==> flow/design.v <==
`timescale 1ns / 1ps
module addkeyancon(data_in,k1,k,data_out);
 input[63:0] data_in,k1,k;
 output[63:0] data_out;
 assign data_out = data_in ^ k1 ^ k;
endmodule
`timescale 1ns / 1ps
module linear_mprime(data_in,data_out);
	input [63:0] data_in;
	output [63:0] data_out;
	wire [31:0] ims;
    		  assign ims[0] = data_in[59] ^ data_in[55];
		  assign ims[1] = data_in[54] ^ data_in[50];		  
		  assign ims[2] = data_in[61] ^ data_in[49];
		  assign ims[3] = data_in[60] ^ data_in[56];
        assign data_out[63] = ims[0] ^ data_in[51];
        assign data_out[62] = data_in[62] ^ ims[1];
        assign data_out[61] = data_in[57] ^ ims[2];
        assign data_out[60] = ims[3] ^ data_in[52];
        assign data_out[59] = data_in[63] ^ ims[0];
        assign data_out[58] = data_in[58] ^ ims[1];
        assign data_out[57] = data_in[53] ^ ims[2];
        assign data_out[56] = ims[3] ^ data_in[48];
		  assign ims[4] = data_in[63] ^ data_in[51];
		  assign ims[5] = data_in[62] ^ data_in[58];		  
		  assign ims[6] = data_in[57] ^ data_in[53];
		  assign ims[7] = data_in[52] ^ data_in[48];
        assign data_out[55] = data_in[59] ^ ims[4];
        assign data_out[54] = ims[5] ^ data_in[54];
        assign data_out[53] = ims[6] ^ data_in[49];
        assign data_out[52] = data_in[60] ^ ims[7];
        assign data_out[51] = data_in[55] ^ ims[4];
        assign data_out[50] = ims[5] ^ data_in[50];
        assign data_out[49] = data_in[61] ^ ims[6];
        assign data_out[48] = data_in[56] ^ ims[7];
		  assign ims[8] = data_in[47] ^ data_in[43];
		  assign ims[9] = data_in[42] ^ data_in[38];		  
		  assign ims[10] = data_in[37] ^ data_in[33];
		  assign ims[11] = data_in[44] ^ data_in[32];
        assign data_out[47] = ims[8] ^ data_in[39];
        assign data_out[46] = ims[9] ^ data_in[34];
        assign data_out[45] = data_in[45] ^ ims[10];
        assign data_out[44] = ims[11] ^ data_in[40];
        assign data_out[43] = ims[8] ^ data_in[35];
        assign data_out[42] = data_in[46] ^ ims[9];
        assign data_out[41] = data_in[41] ^ ims[10];
        assign data_out[40] = ims[11] ^ data_in[36];
		  assign ims[12] = data_in[39] ^ data_in[35];
		  assign ims[13] = data_in[46] ^ data_in[34];		  
		  assign ims[14] = data_in[45] ^ data_in[41];
		  assign ims[15] = data_in[40] ^ data_in[36];
		  assign data_out[39] = data_in[47] ^ ims[12];
        assign data_out[38] = ims[13] ^ data_in[42];
        assign data_out[37] = ims[14] ^ data_in[37];
        assign data_out[36] = ims[15] ^ data_in[32];
        assign data_out[35] = data_in[43] ^ ims[12];
        assign data_out[34] = ims[13] ^ data_in[38];
        assign data_out[33] = ims[14] ^ data_in[33];
        assign data_out[32] = data_in[44] ^ ims[15];
		  assign ims[16] = data_in[31] ^ data_in[27];
		  assign ims[17] = data_in[26] ^ data_in[22];		  
		  assign ims[18] = data_in[21] ^ data_in[17];
		  assign ims[19] = data_in[28] ^ data_in[16];
        assign data_out[31] = ims[16] ^ data_in[23];
        assign data_out[30] = ims[17] ^ data_in[18];
        assign data_out[29] = data_in[29] ^ ims[18];
        assign data_out[28] = ims[19] ^ data_in[24];
        assign data_out[27] = ims[16] ^ data_in[19];
        assign data_out[26] = data_in[30] ^ ims[17];
        assign data_out[25] = data_in[25] ^ ims[18];
        assign data_out[24] = ims[19] ^ data_in[20];
		  assign ims[20] = data_in[23] ^ data_in[19];
		  assign ims[21] = data_in[30] ^ data_in[18];		  
		  assign ims[22] = data_in[29] ^ data_in[25];
		  assign ims[23] = data_in[24] ^ data_in[20];
        assign data_out[23] = data_in[31] ^ ims[20];
        assign data_out[22] = ims[21] ^ data_in[26];
        assign data_out[21] = ims[22] ^ data_in[21];
        assign data_out[20] = ims[23] ^ data_in[16];
        assign data_out[19] = data_in[27] ^ ims[20];
        assign data_out[18] = ims[21] ^ data_in[22];
        assign data_out[17] = ims[22] ^ data_in[17];
        assign data_out[16] = data_in[28] ^ ims[23];
		  assign ims[24] = data_in[11] ^ data_in[7];
		  assign ims[25] = data_in[6]  ^ data_in[2];		  
		  assign ims[26] = data_in[13] ^ data_in[1];
		  assign ims[27] = data_in[12] ^ data_in[8];
        assign data_out[15] = ims[24] ^ data_in[3];
        assign data_out[14] = data_in[14] ^ ims[25];
        assign data_out[13] = ims[26] ^ data_in[9];
        assign data_out[12] = ims[27] ^ data_in[4];
        assign data_out[11] = data_in[15] ^ ims[24];
        assign data_out[10] = data_in[10] ^ ims[25];
        assign data_out[9]  = ims[26] ^ data_in[5];
        assign data_out[8]  = ims[27] ^ data_in[0];
		  assign ims[28] = data_in[15] ^ data_in[3];
		  assign ims[29] = data_in[14] ^ data_in[10];		  
		  assign ims[30] = data_in[9] ^ data_in[5];
		  assign ims[31] = data_in[4] ^ data_in[0];
        assign data_out[7]  = ims[28] ^ data_in[11];
        assign data_out[6]  = ims[29] ^ data_in[6];
        assign data_out[5]  = ims[30] ^ data_in[1];
        assign data_out[4]  = data_in[12] ^ ims[31];
        assign data_out[3]  = ims[28] ^ data_in[7];
        assign data_out[2]  = ims[29] ^ data_in[2];
        assign data_out[1]  = ims[30] ^ data_in[13];
        assign data_out[0]  = data_in[8] ^ ims[31];
endmodule
`timescale 1ns / 1ps
module linear_m(data_in,data_out);
	input [63:0] data_in;
	output [63:0] data_out;
	wire [63:0] mp;
   linear_mprime mp1(data_in, mp);
	assign data_out[63:60] = mp[63:60];
	assign data_out[59:56] = mp[43:40];
	assign data_out[55:52] = mp[23:20];
	assign data_out[51:48] = mp[3:0];
	assign data_out[47:44] = mp[47:44];
	assign data_out[43:40] = mp[27:24];
	assign data_out[39:36] = mp[7:4];
	assign data_out[35:32] = mp[51:48];
	assign data_out[31:28] = mp[31:28];
	assign data_out[27:24] = mp[11:8];
	assign data_out[23:20] = mp[55:52];
	assign data_out[19:16] = mp[35:32];
	assign data_out[15:12] = mp[15:12];
	assign data_out[11:8]  = mp[59:56];
	assign data_out[7:4]   = mp[39:36];
	assign data_out[3:0]   = mp[19:16];
endmodule
`timescale 1ns / 1ps
module linear_m_inv(data_in,data_out);
	input [63:0] data_in;
	output [63:0] data_out;
	wire [63:0] mp;
	assign mp[63:60] = data_in[63:60];
	assign mp[59:56] = data_in[11:8];
	assign mp[55:52] = data_in[23:20];
	assign mp[51:48] = data_in[35:32];
	assign mp[47:44] = data_in[47:44];
	assign mp[43:40] = data_in[59:56];
	assign mp[39:36] = data_in[7:4];
	assign mp[35:32] = data_in[19:16];
	assign mp[31:28] = data_in[31:28];
	assign mp[27:24] = data_in[43:40];
	assign mp[23:20] = data_in[55:52];
	assign mp[19:16] = data_in[3:0];
	assign mp[15:12] = data_in[15:12];
	assign mp[11:8]  = data_in[27:24];
	assign mp[7:4]   = data_in[39:36];
	assign mp[3:0]   = data_in[51:48];
	linear_mprime mp0(mp,data_out);
endmodule
`timescale 1ns / 1ps
module prince_core(data_in,key,rc,data_out);
	input[63:0] data_in,key,rc;
	output [63:0] data_out;
	wire [63:0] sb_out,m_out,m_out0,xor_out;
	sbox s1(data_in,sb_out);
	linear_m m_0(sb_out,m_out);
	addkeyancon akc1(m_out,key,rc,data_out);
endmodule
module prince_core1(data_in,key,rc,data_out);
	input[63:0] data_in,key,rc;
	output [63:0] data_out;
	wire [63:0] m_out,xor_out;
	addkeyancon akc2(data_in,key,rc,xor_out);
	linear_m_inv m_1(xor_out,m_out);
	invsbox s1(m_out,data_out);
endmodule
module sbox(data_in,data_out);
	input [63:0] data_in;
	output [63:0] data_out;
	function [3:0] sb;
		input [3:0] x;
		case (x)
			4'h0: sb = 4'd11; 4'h1: sb = 4'd15; 4'h2: sb = 4'd3;  4'h3: sb = 4'd2;
			4'h4: sb = 4'd10; 4'h5: sb = 4'd12; 4'h6: sb = 4'd9;  4'h7: sb = 4'd1;
			4'h8: sb = 4'd6;  4'h9: sb = 4'd7;  4'ha: sb = 4'd8;  4'hb: sb = 4'd0;
			4'hc: sb = 4'd14; 4'hd: sb = 4'd5;  4'he: sb = 4'd13; default: sb = 4'd4;
		endcase
	endfunction
	assign data_out={
	  sb(data_in[63:60]),sb(data_in[59:56]),sb(data_in[55:52]),sb(data_in[51:48]),
	  sb(data_in[47:44]),sb(data_in[43:40]),sb(data_in[39:36]),sb(data_in[35:32]),
	  sb(data_in[31:28]),sb(data_in[27:24]),sb(data_in[23:20]),sb(data_in[19:16]),
	  sb(data_in[15:12]),sb(data_in[11: 8]),sb(data_in[ 7: 4]),sb(data_in[ 3: 0])
	};
endmodule
module invsbox(data_in,data_out);
	input [63:0] data_in;
	output [63:0] data_out;
	function [3:0] isb;
		input [3:0] x;
		case (x)
			4'h0: isb = 4'd11; 4'h1: isb = 4'd7;  4'h2: isb = 4'd3;  4'h3: isb = 4'd2;
			4'h4: isb = 4'd15; 4'h5: isb = 4'd13; 4'h6: isb = 4'd8;  4'h7: isb = 4'd9;
			4'h8: isb = 4'd10; 4'h9: isb = 4'd6;  4'ha: isb = 4'd4;  4'hb: isb = 4'd0;
			4'hc: isb = 4'd5;  4'hd: isb = 4'd14; 4'he: isb = 4'd12; default: isb = 4'd1;
		endcase
	endfunction
	assign data_out={
	  isb(data_in[63:60]),isb(data_in[59:56]),isb(data_in[55:52]),isb(data_in[51:48]),
	  isb(data_in[47:44]),isb(data_in[43:40]),isb(data_in[39:36]),isb(data_in[35:32]),
	  isb(data_in[31:28]),isb(data_in[27:24]),isb(data_in[23:20]),isb(data_in[19:16]),
	  isb(data_in[15:12]),isb(data_in[11: 8]),isb(data_in[ 7: 4]),isb(data_in[ 3: 0])
	};
endmodule
`timescale 1ns / 1ps
module prince_top(plaintext,key,ciphertext);
	input [63:0] plaintext;
	input [127:0] key;
	output [63:0] ciphertext;	
	wire [63:0] m[0:11],m1,m2,subkey;
	wire [63:0] ai[1:5];
	assign ai[1]=64'h13198A2E03707344;
	assign ai[2]=64'hA4093822299F31D0;
	assign ai[3]=64'h082EFA98EC4E6C89;
	assign ai[4]=64'h452821E638D01377;
	assign ai[5]=64'hBE5466CF34E90C6C;
	addkeyancon akc1(plaintext,key[127:64],key[63:0],m[0]);
	prince_core p001(m[0],key[63:0],ai[1],m[1]);
	prince_core p011(m[1],key[63:0],ai[2],m[2]);
	prince_core p021(m[2],key[63:0],ai[3],m[3]);
	prince_core p031(m[3],key[63:0],ai[4],m[4]);
	prince_core p041(m[4],key[63:0],ai[5],m[5]);
	sbox s1(m[5],m1);
	linear_mprime mm1(m1,m2);
	invsbox ss1(m2,m[6]);
	getk11 k11(key[63:0],subkey);
	prince_core1 p101(m[6],subkey,ai[5],m[7]);	
	prince_core1 p111(m[7],subkey,ai[4],m[8]);	
	prince_core1 p121(m[8],subkey,ai[3],m[9]);
	prince_core1 p131(m[9],subkey,ai[2],m[10]);
	prince_core1 p141(m[10],subkey,ai[1],m[11]);
   addkeyancon akc31(m[11],subkey,{key[64],key[127:66],key[65]^ key[127]},ciphertext);	
endmodule
module getk11(key,wk);
   input  [63:0] key;
   output [63:0] wk;
	assign wk = {~key[63:62],key[61:56],~key[55],key[54],~key[53],
		key[52],~key[51:50],key[49:46],~key[45],key[44],
		~key[43],key[42:41],~key[40:39],key[38],~key[37:36],
		key[35],~key[34:30],key[29:28],~key[27],key[26:25],
		~key[24],key[23],~key[22:18],key[17:15],~key[14],
		key[13],~key[12],key[11:8],~key[7:6],key[5],
		~key[4:2],key[1],~key[0]};
endmodule
module prince_enc (
    input  wire         clk,
    input  wire         rst,         
    input  wire         in_valid,
    output wire         in_ready,
    input  wire [63:0]  plaintext,
    input  wire [127:0] key,         
    output reg          out_valid,
    output reg  [63:0]  ciphertext
);
    reg         v1;
    reg [63:0]  pt_r;
    reg [127:0] key_r;
    wire [63:0] ct;
    assign in_ready = 1'b1;
    always @(posedge clk) begin
        if (rst) begin
            v1        <= 1'b0;
            out_valid <= 1'b0;
        end else begin
            v1        <= in_valid;
            out_valid <= v1;
        end
    end
    always @(posedge clk) begin
        if (in_valid) begin
            pt_r  <= plaintext;
            key_r <= key;
        end
        if (v1)
            ciphertext <= ct;
    end
    prince_top u_prince (
        .plaintext  (pt_r),
        .key        (key_r),
        .ciphertext (ct)
    );
endmodule
# Tool chain data of prince_enc
# The steps from the RTL of prince_enc to its reports follow in flow order.
# Line numbers count from 1 in the design file above.
# Operators: Yosys type, input widths -> output width; for muxes data width and select width s.
# Cell names lack the library's common part.
inputs:
  design: "prince_enc"
  clk_port: "clk"
  cell_library: "sky130hd"
  pvt_corner: "tt_025C_1v80"

# After elaboration
# Counts by Yosys on the flattened word-level netlist (proc, flatten, opt, wreduce; memories kept). Register bits leave out memories and registers merged into their read ports (data or address); mux counts leave out enables and synchronous resets folded into registers. Print and check cells are left out. Cells with the same type and inputs are merged into one.
# Memory sizes are those after Yosys's memory passes, which may raise the word count (mostly to a power of two), join words into wider ones and drop unused or constant bits.
word_totals:
  regBits: 258
  latch_bits: 0
  ram_bits: 0
  rom_bits: 12288
  clocked_rd_ports_x_width: 0
  mem_count: 192
  out_inout_bits: 66
  elab_cells: 1295
mem_list:
  columns: ["memory", "size", "width", "read_ports", "wr", "line_no", "text"]
  rows:
  - ["(name not given)", 16, 4, 1, 0, 177, "case (x)"]
  - ["(name not given)", 16, 4, 1, 0, 177, null]
  - ["(name not given)", 16, 4, 1, 0, 177, null]
  - ["(name not given)", 16, 4, 1, 0, 177, null]
  - ["(name not given)", 16, 4, 1, 0, 177, null]
  - ["(name not given)", 16, 4, 1, 0, 177, null]
# Memories not listed: 186.
classes:
  n_addsub: 0
  n_mul: 0
  div: 0
  compare: 0
  n_eq: 0
  shifts: 0
  mux: 0
  logic: 1098
  reduce_logical: 0
op_table:
  columns: ["op", "count"]
  rows:
  - ["$xor 1x1->1", 1057]
  - ["$xor 64x64->64", 14]
  - ["$not 25->25", 4]
  - ["$not 33->33", 2]
  - ["$not 30->30", 2]
  - ["$not 27->27", 2]
  - ["$not 2->2", 5]
  - ["$not 5->5", 2]
  - ["$not 1->1", 9]
  - ["$not 3->3", 1]

# Longest topological paths
# Longest topological path by Yosys (ltp), each cell counted once; first at word level (registers and memories cut), then after technology mapping (sequential cells cut; the memories' decode and read muxes count).
depth:
  depth_word: 5
  ABC_AREA: 0
  ltp_mapped: 90
  mapped_depth_nobuf: 89

# After synthesis
# Yosys stat after the flow's synthesis: flattened, memories mapped to cells. It holds for the ABC_AREA given above (unset counts as 0); a run with the other value may have another netlist.
# The area totals of this step are shown rounded.
by_type:
  columns: ["type", "count"]
  rows:
  - ["xnor2_1", 911]
  - ["ha_1", 630]
  - ["edfxtp_1", 256]
  - ["xnor3_1", 267]
  - ["mux2i_1", 389]
  - ["xor2_1", 369]
  - ["inv_1", 542]
  - ["xor3_1", 70]
  - ["xnor2_2", 76]
  - ["a21oi_1", 235]
  - ["nor2_1", 269]
  - ["mux2_2", 84]
  - ["o211ai_1", 126]
  - ["o21ai_0", 184]
  - ["a211oi_1", 115]
  - ["nand2_1", 212]
  - ["nand3_1", 134]
  - ["o211a_1", 58]
# Other cell types: 127; their cells: 1709.
synth_totals:
  stdcells: 6636
  area_um2: 63260
  ff_cells: 258
  buffers: 130
# By module: a second synthesis without flattening, with its own total; a netlist apart from the flattened one above.
unflattened:
  hier_cells: 5419
  hier_area_um2: 72920
# Each row is one instance without its submodules.
modules:
  columns: ["module", "n_inst", "cells", "mod_area_um2", "seq_area_um2"]
  rows:
  - ["addkeyancon", 12, 64, 1521, 0.0]
  - ["linear_mprime", 11, 64, 1642, 0.0]
  - ["invsbox", 6, 288, 2471, 0.0]
  - ["sbox", 6, 315, 2275, 0.0]
  - ["prince_enc", 1, 262, 7751, 7727]
  - ["getk11", 1, 64, 360.3, 0.0]
  - ["prince_top", 1, 3, 16.3, 0.0]
  - ["linear_m", 5, 0, 0.0, 0.0]
  - ["linear_m_inv", 5, 0, 0.0, 0.0]
  - ["prince_core", 5, 0, 0.0, 0.0]
  - ["prince_core1", 5, 0, 0.0, 0.0]

# Path before layout
# Source: OpenSTA report_checks on the synthesized netlist (no wires, ideal clock, input and output delay 20% of the period each), path of least setup slack; recovery checks are left aside. Register names are those of the netlist, which keeps one name where synthesis merged equal registers.
synth_path:
  path_kind: "register to register"
  startpoint: "reg key_r[44]"
  endpoint: "reg ciphertext[16]"
  tclk_ns: 22.0
  launch_ns: 0.000
  arrival_ns: 17.448
  required_ns: 21.740
  slack_ns: 4.292
  delay_ns: 17.708
  stages: 78
  n_path_buf: 2
  period_less_setup_slack_ns: 17.708
# "delay_ns" is the arrival time less input delay plus setup time.
# "stages" counts driving pins, that of a launching flip-flop among them; a cell with two outputs on the path counts twice.
# "period_less_setup_slack_ns" = period - worst setup slack (recovery checks aside). The figure is calculated, with input and output delays left at 20% of the set period.
# The rows between start and end are the longest chain of elaborated cells between them; the timing report does not say that the signal goes this way. Where chains are equally long, one stands for them.
# Each line given opens the expression or statement behind the cell; cells for indexed reads and writes are added by Yosys, which also makes memories of some case tables.
# The chain passes a memory read, where the word-level depth is cut; so it can be longer than that depth.
synth_between:
  path_cell_list: "edfxtp_1 > clkbuf_1 > buf_1 > xnor2_1 > xnor2_1 > inv_1 > ha_1 > or2_1 > and3_1 > or4_1 > nand2_1 > inv_1 > ha_1 > and3_1 > a211oi_1 > or2_2 > xor2_1 > xnor2_1 > [... 42 more ...] > a211o_1 > a211oi_1 > nor4_4 > nor3b_1 > or4_1 > nand2_1 > inv_2 > ha_1 > and3_1 > a31oi_1 > xnor2_1 > xor2_1 > xnor2_1 > inv_1 > ha_1 > mux2_1 > o21ai_1 > xnor2_1"
  elab_chain_len: 57
  cells_between: 953
  classes_between: "logic: 815; memory: 138"
synth_lines:
  columns: ["element", "line_no", "text"]
  rows:
  - ["from (decl)", 262, "reg [127:0] key_r;"]
  - ["from (assign)", 277, "key_r <= key;"]
  - ["$xor 64x64->64", 5, "assign data_out = data_in ^ k1 ^ k;"]
  - ["$mem_v2 16x4", 177, "case (x)"]
  - ["$xor 1x1->1", 36, "assign ims[8] = data_in[47] ^ data_in[43];"]
  - ["$xor 1x1->1", 40, "assign data_out[47] = ims[8] ^ data_in[39];"]
  - ["$xor 64x64->64", 5, null]
  - ["$not 25->25", null, null]
  - ["$mem_v2 16x4", 177, null]
  - ["[... 42 more ...]", null, null]
  - ["$mem_v2 16x4", 196, "case (x)"]
  - ["$xor 64x64->64", 5, null]
  - ["$not 25->25", null, null]
  - ["$xor 1x1->1", 75, "assign ims[23] = data_in[24] ^ data_in[20];"]
  - ["$xor 1x1->1", 83, "assign data_out[16] = data_in[28] ^ ims[23];"]
  - ["$mem_v2 16x4", 196, null]
  - ["$xor 64x64->64 x2", 5, null]
  - ["to (assign)", 280, "ciphertext <= ct;"]
  - ["to (decl)", 258, "output reg  [63:0]  ciphertext"]

# Path in the finished layout
# Path of least setup slack in the final report of run B (OpenROAD, finished layout, wires in). Where an end is a register, its clock arrival counts in the times.
layout_path:
  path_kind: "register to register"
  startpoint: "reg key_r[80]"
  endpoint: "reg ciphertext[48]"
  tclk_ns: 21.4
  launch_ns: 0.59
  arrival_ns: 20.75
  required_ns: 21.71
  slack_ns: 0.96
  stages: 74
  n_path_buf: 0
# The rows between start and end are the longest chain of elaborated cells between them; the timing report does not say that the signal goes this way. Where chains are equally long, one stands for them.
# The chain passes a memory read, where the word-level depth is cut; so it can be longer than that depth.
layout_between:
  path_cell_list: "edfxtp_1 > xnor2_1 > xnor2_2 > inv_1 > ha_1 > or2_1 > o211a_1 > or4_1 > and2_1 > inv_1 > ha_1 > nor3_1 > a21oi_1 > mux2i_1 > xnor2_1 > xnor2_1 > inv_1 > ha_1 > [... 38 more ...] > xnor3_1 > inv_1 > ha_1 > a31o_2 > a21oi_1 > o211ai_1 > a211oi_1 > or2_2 > inv_1 > ha_1 > inv_1 > mux4_2 > xnor2_1 > xnor2_1 > xor2_1 > nand2_1 > a32oi_1 > xnor2_1"
  elab_chain_len: 58
  cells_between: 954
  classes_between: "logic: 816; memory: 138"
layout_lines:
  columns: ["element", "line_no", "text"]
  rows:
  - ["from (decl)", 262, "reg [127:0] key_r;"]
  - ["from (assign)", 277, "key_r <= key;"]
  - ["$xor 64x64->64 x2", 5, "assign data_out = data_in ^ k1 ^ k;"]
  - ["$mem_v2 16x4", 177, "case (x)"]
  - ["$xor 1x1->1", 73, "assign ims[21] = data_in[30] ^ data_in[18];"]
  - ["$xor 1x1->1", 81, "assign data_out[18] = ims[21] ^ data_in[22];"]
  - ["$xor 64x64->64", 5, null]
  - ["$not 25->25", null, null]
  - ["$mem_v2 16x4", 177, null]
  - ["[... 42 more ...]", null, null]
  - ["$mem_v2 16x4", 196, "case (x)"]
  - ["$xor 64x64->64", 5, null]
  - ["$not 25->25", null, null]
  - ["$xor 1x1->1", 27, "assign ims[7] = data_in[52] ^ data_in[48];"]
  - ["$xor 1x1->1", 35, "assign data_out[48] = data_in[56] ^ ims[7];"]
  - ["$mem_v2 16x4", 196, null]
  - ["$xor 64x64->64 x2", 5, null]
  - ["to (assign)", 280, "ciphertext <= ct;"]
  - ["to (decl)", 258, "output reg  [63:0]  ciphertext"]

## Implementation results

Module prince_enc, platform sky130hd: 2 stored runs of the flow (Yosys, OpenROAD) with differing settings, in no particular order. Input and output delays are each 20% of the period that was set; the output load is 0.01 pF.
"achievedPeriod_ns" = clock period - worst setup slack. The figure is calculated, with input and output delays left at 20% of the set period.
"critical_path_time_ns" means the part of the period allowed to the worst setup path (the constraints hold back 20% at inputs and 20% at outputs) less its slack; where the path has registers, the arrival times of their clocks count too.
Values from the reports are rounded here.

--- run A ---
==> flow/run.sh <==
#!/bin/bash
# the make line also repeats the synthesis and layout settings of config.mk as NAME=value (left out here)
make -C /OpenROAD-flow-scripts/flow DESIGN_CONFIG=/design/flow/config.mk WORK_HOME=/design/flow/orfs CLKGATE_MAP_FILE= finish
==> flow/config.mk <==
export PLATFORM = sky130hd
export DESIGN_NAME = prince_enc
export DESIGN_NICKNAME = prince_enc
export VERILOG_FILES = /design/flow/design.v
export SDC_FILE = /design/flow/constraint.sdc
export NUM_CORES = 4
export LEC_CHECK = 0
export ABC_AREA = 1
export CAP_MARGIN = 25
export CELL_PAD_IN_SITES_DETAIL_PLACEMENT = 1
export CELL_PAD_IN_SITES_GLOBAL_PLACEMENT = 3
export CORE_MARGIN = 4
export CORE_UTILIZATION = 38
export CTS_CLUSTER_DIAMETER = 252
export CTS_CLUSTER_SIZE = 35
export GPL_ROUTABILITY_DRIVEN = 0
export GPL_TIMING_DRIVEN = 0
export HOLD_SLACK_MARGIN = 0.11
export MIN_ROUTING_LAYER = met2
export PLACE_DENSITY_LB_ADDON = 0.03
export SLEW_MARGIN = 10
==> flow/constraint.sdc <==
create_clock -name core_clock -period 37.6 [get_ports {clk}]
set_input_delay 7.5200 -clock core_clock [delete_from_list [all_inputs] [get_ports {clk}]]
set_output_delay 7.5200 -clock core_clock [all_outputs]
set_load 0.01 [all_outputs]

==> results, as YAML <==
outcome: "unfinished; error FLW-0024 in placement"

--- run B ---
==> flow/run.sh <==
#!/bin/bash
# the make line also repeats the synthesis and layout settings of config.mk as NAME=value (left out here)
make -C /OpenROAD-flow-scripts/flow DESIGN_CONFIG=/design/flow/config.mk WORK_HOME=/design/flow/orfs CLKGATE_MAP_FILE= finish
==> flow/config.mk <==
export PLATFORM = sky130hd
export DESIGN_NAME = prince_enc
export DESIGN_NICKNAME = prince_enc
export VERILOG_FILES = /design/flow/design.v
export SDC_FILE = /design/flow/constraint.sdc
export NUM_CORES = 4
export LEC_CHECK = 0
export CAP_MARGIN = 20
export CORE_MARGIN = 2
export CORE_UTILIZATION = 40
export PLACE_DENSITY = 0.6
export SLEW_MARGIN = 20
==> flow/constraint.sdc <==
create_clock -name core_clock -period 21.4 [get_ports {clk}]
set_input_delay 4.2800 -clock core_clock [delete_from_list [all_inputs] [get_ports {clk}]]
set_output_delay 4.2800 -clock core_clock [all_outputs]
set_load 0.01 [all_outputs]

==> results, as YAML <==
results:
  dieArea_um2: 161400
  synthesis_area_um2: 63260
  critical_path_time_ns: 20.44
  timing.worst_path_kind: "register to register"
  timing.setup.ws_ns: 0.962
  hold_worst_slack_ns: 0.693
  achievedPeriod_ns: 20.438
  setup_tns_ns: 0.000
  post_route_util_pct: 45.0
  finalCellArea_um2: 70390
